==> flow/design.v <==
module booth_sel(
  input [2:0] src,
  output [3:0] sel
);
wire y_add,y,y_sub;
wire sel_negative,sel_double_negative,sel_positive,sel_double_positive;
assign {y_add,y,y_sub} = src;
assign sel_negative =  y_add & (y & ~y_sub | ~y & y_sub);
assign sel_positive = ~y_add & (y & ~y_sub | ~y & y_sub);
assign sel_double_negative =  y_add & ~y & ~y_sub;
assign sel_double_positive = ~y_add &  y &  y_sub;
assign sel={sel_negative,sel_positive,sel_double_negative,sel_double_positive};
endmodule
module booth_result_sel(
  input [3:0] sel,
  input [1:0] src,
  output      p 
);
wire x,x_sub;
wire sel_negative,sel_double_negative,sel_positive,sel_double_positive;
assign {sel_negative,sel_positive,sel_double_negative,sel_double_positive}=sel;
assign {x,x_sub} =src;
assign p = ~(~(sel_negative & ~x) & ~(sel_double_negative & ~x_sub) 
           & ~(sel_positive & x ) & ~(sel_double_positive &  x_sub));
endmodule
module booth_partial
#(
    parameter WIDTH = 34
)
(
  input [2*WIDTH-1:0]  x_src,
  input [2:0] y_src,
  output [2*WIDTH-1:0]   p_result,
  output                cout 
);
wire y_add,y,y_sub;
assign {y_add,y,y_sub} = y_src;
wire [3:0] sel;
wire sel_negative,sel_double_negative,sel_positive,sel_double_positive;
assign {sel_negative,sel_positive,sel_double_negative,sel_double_positive}=sel;
assign cout=sel_negative || sel_double_negative;
booth_sel booth_sel(
    .src    (y_src),
    .sel    (sel)
);
booth_result_sel partial0(.sel (sel), .src ({x_src[0],1'b0}), .p (p_result[0]));
genvar x;
generate for ( x =1;x<WIDTH*2;x=x+1) begin : gen_partial
    booth_result_sel partial(.sel (sel), .src (x_src[x:x-1]), .p (p_result[x]));
end endgenerate
endmodule
module switch_17x68bits(
   input [1155:0] part_group,
      output [1155:0] sw_group
);
wire [67:0] po16,po15,po14,po13,po12,po11,po10,po09,po08,po07,po06,po05,po04,po03,po02,po01,po00;
assign {po16,po15,po14,po13,po12,po11,po10,po09,po08,po07,po06,po05,po04,po03,po02,po01,po00} = part_group;
genvar x;
generate for ( x =0;x<68;x=x+1) begin : gen_switch
    assign sw_group[(x+1)*17-1:x*17] = {po16[x],po15[x],po14[x],po13[x],po12[x],po11[x],po10[x],po09[x],
                                     po08[x],po07[x],po06[x],po05[x],po04[x],po03[x],po02[x],po01[x],po00[x]};
end endgenerate
endmodule
module walloc_17bits(
    input [16:0] src_in,
    input [13:0]  cin,
    output [13:0] cout_group,
    output      cout,s
);
wire [13:0] c;
wire [4:0] first_s;
csa csa0 (.in (src_in[16:14]), .cout (c[4]), .s (first_s[4]) );
csa csa1 (.in (src_in[13:11]), .cout (c[3]), .s (first_s[3]) );
csa csa2 (.in (src_in[10:08]), .cout (c[2]), .s (first_s[2]) );
csa csa3 (.in (src_in[07:05]), .cout (c[1]), .s (first_s[1]) );
csa csa4 (.in (src_in[04:02]), .cout (c[0]), .s (first_s[0]) );
wire [3:0] secnod_s;
csa csa5 (.in ({first_s[4:2]}             ), .cout (c[8]), .s (secnod_s[3]));
csa csa6 (.in ({first_s[1:0],src_in[1]}   ), .cout (c[7]), .s (secnod_s[2]));
csa csa7 (.in ({src_in[0],cin[4:3]}       ), .cout (c[6]), .s (secnod_s[1]));
csa csa8 (.in ({cin[2:0]}                 ), .cout (c[5]), .s (secnod_s[0]));
wire [1:0] thrid_s;
csa csa9 (.in (secnod_s[3:1]          ), .cout (c[10]), .s (thrid_s[1]));
csa csaA (.in ({secnod_s[0],cin[6:5]} ), .cout (c[09]), .s (thrid_s[0]));
wire [1:0] fourth_s;
csa csaB (.in ({thrid_s[1:0],cin[10]} ),  .cout (c[12]), .s (fourth_s[1]));
csa csaC (.in ({cin[9:7]             }),  .cout (c[11]), .s (fourth_s[0]));
wire fifth_s;
csa csaD (.in ({fourth_s[1:0],cin[11]}),  .cout (c[13]), .s (fifth_s));
csa csaE (.in ({fifth_s,cin[13:12]}   ),  .cout (cout),  .s  (s));
assign cout_group = c;
endmodule
module csa(
  input [2:0] in,
  output cout,s
);
wire a,b,cin;
assign a=in[2];
assign b=in[1];
assign cin=in[0];
assign s = a ^ b ^ cin;
assign cout = a & b | b & cin | a & cin;
endmodule
module booth_walloc# (parameter COMPUTER_WIDTH=32,parameter WIDTH =COMPUTER_WIDTH+2)
(
  input               clk           ,
  input               reset         ,
  input  [COMPUTER_WIDTH:0] src1,
  input  [COMPUTER_WIDTH:0] src2,
  input         in_valid,
  output reg    in_ready,
  output reg    out_valid,
  output [COMPUTER_WIDTH*2-1:0] result
);
reg [WIDTH-1:0] multiplier;
reg [WIDTH*2-1:0] multiplicand;
reg first_doing;
wire ready_to_doing;
assign ready_to_doing = in_ready && in_valid;
always@(posedge clk ) begin
      if (reset ) begin
        in_ready <=1'b0;
      end
      else begin
        in_ready<=1'b1;
      end
      if (ready_to_doing) begin
        first_doing<=1'b1;
      end
      else begin
        first_doing <= 1'b0;
      end
      out_valid <= first_doing;
end
always @(posedge clk ) begin
  if (ready_to_doing) begin
    multiplicand <= {{WIDTH{src1[COMPUTER_WIDTH]}},src1};
    multiplier <= {src2[COMPUTER_WIDTH],src2};
  end
end
wire [1155:0] part_group;
wire [16:0]   part_cout;
booth_partial part0 (.x_src (multiplicand), .y_src({multiplier[1:0],1'b0}), 
                        .p_result (part_group[67:0]), .cout(part_cout[0]));
genvar x;
generate for ( x =1;x<17;x=x+1) begin : gen_walloc_partial
booth_partial part (
                    .x_src ({multiplicand[2*WIDTH-1-2*x:0],
                    {2*x{1'b0}}}), 
                    .y_src({multiplier[(x+1)*2-1:x*2-1]}), 
                    .p_result (part_group[(x+1)*68-1:x*68]), .cout(part_cout[x]));
end endgenerate
wire [1155:0] swo_group; 
switch_17x68bits switch (.part_group (part_group), .sw_group (swo_group));
wire [937:0] wt_cout; 
wire [66:0]  wt_c;
wire [67:0]  wt_s;
walloc_17bits walloc00 (.src_in (swo_group[16:0]), .cin({part_cout[13:0]}), 
                    .cout_group (wt_cout[13:0]),  .cout(wt_c[0]), .s (wt_s[0]));
genvar y;
generate for ( y =1;y<67;y=y+1) begin : gen_walloc
walloc_17bits walloc  (.src_in (swo_group[(y+1)*17-1:y*17]), .cin({wt_cout[y*14-1:(y-1)*14]}), 
                    .cout_group (wt_cout[(y+1)*14-1:y*14]),  .cout(wt_c[y]), .s (wt_s[y]));
end endgenerate
walloc_17bits walloc67(.src_in (swo_group[1155:1139]), .cin({wt_cout[937:924]}), 
                    .cout_group (),  .cout(), .s (wt_s[67]));
reg [67:0] wt_s_buf,wt_c_buf;
reg  part_next_highest_bit;
always@(posedge clk ) begin
  if (first_doing) begin
    wt_c_buf <= {wt_c,part_cout[14]};
    wt_s_buf <= {wt_s};
    part_next_highest_bit <= part_cout[15];
  end
end
wire [WIDTH*2-1:0] adder_a;
wire [WIDTH*2-1:0] adder_b;
wire              adder_cin;
wire [WIDTH*2-1:0] adder_result;
wire        adder_cout;
assign adder_a   = wt_c_buf;
assign adder_b   = wt_s_buf;
assign adder_cin = part_next_highest_bit;
assign {adder_cout, adder_result} = adder_a + adder_b + {{WIDTH*2-2{1'b0}},adder_cin};
assign result = adder_result[COMPUTER_WIDTH*2-1:0];
endmodule
; Tool chain data of booth_walloc
; Tool output for the design above, in the order of the flow.
; Line numbers count from 1 in the design file above.
; Library cell names are shortened.
; The mark -- stands for no value.
[setup]
top = booth_walloc
clock_port = clk
cell_library = sky130hd
pvt_corner = tt_025C_1v80

; Word-level counts
; Counts by Yosys on the flattened word-level netlist (proc, flatten, opt, wreduce; memories kept). Register bits leave out memories and registers merged into their read ports (data or address); mux counts leave out enables and synchronous resets folded into registers. Print and check cells are left out.
[op_classes]
add_sub_neg = 2
reduce_and_logical = 17
n_mux = 2
logic = 15741
[op_table]
columns = operator, n
row1 = bitwise AND 1 bit, 8186
row2 = inverter 1 bit, 4130
row3 = OR 1 bit, 1718
row4 = XOR 1 bit, 1707
row5 = adder 64 x 1 -> 64 bit, 1
row6 = adder 64 bit, 1
row7 = logical OR 1 bit, 16
row8 = two-way mux 1 bit, 2
row9 = logical AND 1 bit, 1
[bits]
reg_bits = 198
out_inout_bits = 66
in_bits = 69

; Longest topological paths
; Longest topological path by Yosys (ltp), each cell counted once; first at word level (registers and memories cut), then after technology mapping (sequential cells cut; the memories' decode and read muxes count).
[depth]
ltp_word = 28
abc_area = 1
ltp_mapped = 30
mapped_depth_nobuf = 29

; Mapped cells and area
; Source: synth_stat.txt of the flow (Yosys; design flattened, memories mapped). It holds for the ABC_AREA given above (unset counts as 0); a run with the other value may have another netlist.
[mapped]
cell_count = 5203
buffers = 401
ff_cells = 198
yosys_area_um2 = 41908.9
seq_area_um2 = 5915.7
[types]
columns = cell, n
row1 = fa_1, 768
row2 = edfxtp_1, 195
row3 = inv_1, 997
row4 = nand2_1, 973
row5 = a221oi_1, 263
row6 = o21ai_0, 385
row7 = o22ai_1, 254
row8 = a21oi_1, 277
row9 = clkbuf_1, 276
row10 = ha_1, 76
row11 = nor2_1, 235
row12 = buf_2, 101
row13 = nand3_1, 94
row14 = xor2_1, 37
row15 = o2111ai_1, 34
row16 = o221ai_1, 32
row17 = nand4_1, 20
row18 = xnor2_1, 12
; Other cell types: 29; their cells: 174.

; Path before layout
; OpenSTA on the mapped netlist: ideal clock, no wires. The path of least setup slack (recovery checks aside). Input and output delay are each 20% of the period. Register names are those of the netlist, which keeps one name where synthesis merged equal registers.
[synth_timing]
path_kind = register to register
from = reg multiplier[5]
to = reg (no name shown)
delay_ps = 5857
launch_ps = 0
arrival_time_ps = 5604
setup_time_ps = 253
path_buffers = 0
tclk_ps = 7500
slack_ps = 1643
stages = 26
synth_period_reached_ps = 5857
; "delay_ps" is the arrival time less input delay plus setup time.
; "stages" counts driving pins, that of a launching flip-flop among them; a cell with two outputs on the path counts twice.
; "synth_period_reached_ps" = period - worst setup slack (recovery checks aside). The figure is calculated, with input and output delays left at 20% of the set period.
; Between the ends stands the longest chain of elaborated cells between them, by number of cells; it is not shown to be the way that was timed. Of several equally long chains one is given.
; Each line given opens the expression or statement behind the cell; cells for indexed reads and writes are added by Yosys, which also makes memories of some case tables.
[synth_between]
cell_sequence = edfxtp_1 > nand2_1 > nand2_1 > o21ai_0 > ha_1 > xnor2_1 > inv_1 > fa_1 > inv_1 > fa_1 > inv_1 > fa_1 > inv_1 > fa_1 > nor2_1 > inv_1 > nand2_1 > nand2_1 > nand3_1 > nand2_1 > inv_1 > nand3_1 > nand2_1 > inv_1 > nand3_1 > nand2_1
elab_chain_cells = 27
cells_between = 292
classes_between = 292 x logic
[synth_lines]
columns = item, line
row1 = start: declaration, 115  ; reg [WIDTH-1:0] multiplier;
row2 = start: assignment, 138  ; multiplier <= {src2[COMPUTER_WIDTH],src2};
row3 = inverter 1 bit, 8  ; assign sel_negative =  y_add & (y & ~y_sub | ~y & y_sub);
row4 = bitwise AND 1 bit, 8
row5 = OR 1 bit, 8
row6 = bitwise AND 1 bit, 8
row7 = bitwise AND 1 bit, 23  ; assign p = ~(~(sel_negative & ~x) & ~(sel_double_negative & ~x_sub)
row8 = inverter 1 bit, 23
row9 = bitwise AND 1 bit (3 in a row), 23
row10 = [7 not listed], --
row11 = bitwise AND 1 bit, 102  ; assign cout = a & b | b & cin | a & cin;
row12 = OR 1 bit (2 in a row), 102
row13 = bitwise AND 1 bit, 102
row14 = OR 1 bit (2 in a row), 102
row15 = bitwise AND 1 bit, 102
row16 = OR 1 bit (2 in a row), 102
row17 = XOR 1 bit (2 in a row), 101  ; assign s = a ^ b ^ cin;

; Timing after layout
; From the final timing report of stored run 2: the path of least setup slack in the routed layout; clock arrival at registers is part of the times.
; The report prints the path's times to 10 ps; the period is as set.
[layout_timing]
path_kind = register to register
from = reg multiplier[15]
to = reg (no name shown)
path_buffers = 0
stages = 26
setup_time_ps = 230
tclk_ps = 8540
launch_ps = 530
arrival_time_ps = 7150
slack_ps = 1670
; Between the ends stands the longest chain of elaborated cells between them, by number of cells; it is not shown to be the way that was timed. Of several equally long chains one is given.
[layout_between]
cell_sequence = edfxtp_1 > nand2_1 > clkinv_1 > nor2_1 > inv_2 > o21ai_0 > inv_1 > fa_1 > fa_1 > inv_1 > fa_1 > fa_1 > inv_1 > fa_1 > nand2_1 > inv_1 > nor2_1 > nand2_1 > nand3_1 > nand2_1 > inv_1 > nand3_1 > nand2_1 > inv_1 > nand3_1 > nand2_1
elab_chain_cells = 27
cells_between = 336
classes_between = 336 x logic
[layout_lines]
columns = item, line
row1 = start: declaration, 115  ; reg [WIDTH-1:0] multiplier;
row2 = start: assignment, 138  ; multiplier <= {src2[COMPUTER_WIDTH],src2};
row3 = inverter 1 bit, 8  ; assign sel_negative =  y_add & (y & ~y_sub | ~y & y_sub);
row4 = bitwise AND 1 bit, 8
row5 = OR 1 bit, 8
row6 = bitwise AND 1 bit, 8
row7 = bitwise AND 1 bit, 23  ; assign p = ~(~(sel_negative & ~x) & ~(sel_double_negative & ~x_sub)
row8 = inverter 1 bit, 23
row9 = bitwise AND 1 bit (3 in a row), 23
row10 = [7 not listed], --
row11 = bitwise AND 1 bit, 102  ; assign cout = a & b | b & cin | a & cin;
row12 = OR 1 bit (2 in a row), 102
row13 = bitwise AND 1 bit, 102
row14 = OR 1 bit (2 in a row), 102
row15 = bitwise AND 1 bit, 102
row16 = OR 1 bit (2 in a row), 102
row17 = XOR 1 bit (2 in a row), 101  ; assign s = a ^ b ^ cin;

; Stored flow runs of booth_walloc (4 of them; Yosys, OpenROAD, sky130hd). They differ in their settings and are not a sequence. Constraints: input delay and output delay 20% of the set period each, output load 0.01 pF.
; By "achievedPeriod_ps" is meant the clock period of the run minus its worst setup slack. This is arithmetic on one report: input and output delays are still those of the set period (20% each).
; "worst_setup_path_time_ps" is the time allowed to the run's worst setup path (the clock period less input and output delay, where it has them) less its slack. Clock arrival times count: a late capture clock shortens it, a late launch clock lengthens it.
; "power_w": no workload was simulated; the value follows from the tool's default switching activity.
; "worst_setup_path_time_ps" is given in steps of 10 ps.

[stored run 1: settings]
ABC_AREA = 1
CELL_PAD_IN_SITES_DETAIL_PLACEMENT = 2
CORE_ASPECT_RATIO = 0.53
CORE_MARGIN = 8
CORE_UTILIZATION = 47
CTS_CLUSTER_DIAMETER = 265
GPL_ROUTABILITY_DRIVEN = 0
GPL_TIMING_DRIVEN = 0
HOLD_SLACK_MARGIN = 0.06
MAX_ROUTING_LAYER = met5
PLACE_DENSITY_LB_ADDON = 0.23
SETUP_SLACK_MARGIN = 1.07
TNS_END_PERCENT = 40
period_ns = 8.54
CAP_MARGIN = 20
SLEW_MARGIN = 20
[stored run 1: results]
outcome = incomplete, placement halted on DPL-0033

[stored run 2: settings]
ABC_AREA = 1
CELL_PAD_IN_SITES_DETAIL_PLACEMENT = 1
CORE_MARGIN = 8
CORE_UTILIZATION = 47
GPL_ROUTABILITY_DRIVEN = 0
HOLD_SLACK_MARGIN = 0.06
MAX_ROUTING_LAYER = met5
PLACE_DENSITY_LB_ADDON = 0.23
period_ns = 8.54
CAP_MARGIN = 20
SLEW_MARGIN = 20
[stored run 2: results]
ys_area_um2 = 41908.9
achievedPeriod_ps = 6865
setup_ws_ps = 1675
final_hold_ws_ps = 842
utilization_frac = 0.503
worst_setup_path_time_ps = 6870
worst_path_kind = register to register
design_die_area_um2 = 98979.5
total_negative_slack_ps = 0
power_w = 0.020079
final_stdcell_area_um2 = 44493.9

[stored run 3: settings]
SETUP_SLACK_MARGIN = 0.1
period_ns = 6.67
CAP_MARGIN = 20
CORE_MARGIN = 2
CORE_UTILIZATION = 40
SLEW_MARGIN = 20
[stored run 3: results]
ys_area_um2 = 42208.0
achievedPeriod_ps = 6321
setup_ws_ps = 349
final_hold_ws_ps = 661
utilization_frac = 0.44
worst_setup_path_time_ps = 4990
worst_path_kind = register to output
design_die_area_um2 = 108136.0
total_negative_slack_ps = 0
power_w = 0.023879
final_stdcell_area_um2 = 46174.3

[stored run 4: settings]
CELL_PAD_IN_SITES_DETAIL_PLACEMENT = 1
CELL_PAD_IN_SITES_GLOBAL_PLACEMENT = 2
CORE_UTILIZATION = 32
CTS_CLUSTER_SIZE = 54
GPL_TIMING_DRIVEN = 1
PLACE_DENSITY_LB_ADDON = 0.12
SETUP_SLACK_MARGIN = 0.99
period_ns = 8.88
CAP_MARGIN = 20
CORE_MARGIN = 2
SLEW_MARGIN = 20
[stored run 4: results]
ys_area_um2 = 42208.0
achievedPeriod_ps = 7166
setup_ws_ps = 1714
final_hold_ws_ps = 785
utilization_frac = 0.349
worst_setup_path_time_ps = 5390
worst_path_kind = register to output
design_die_area_um2 = 134821.0
total_negative_slack_ps = 0
power_w = 0.019324
final_stdcell_area_um2 = 45757.6
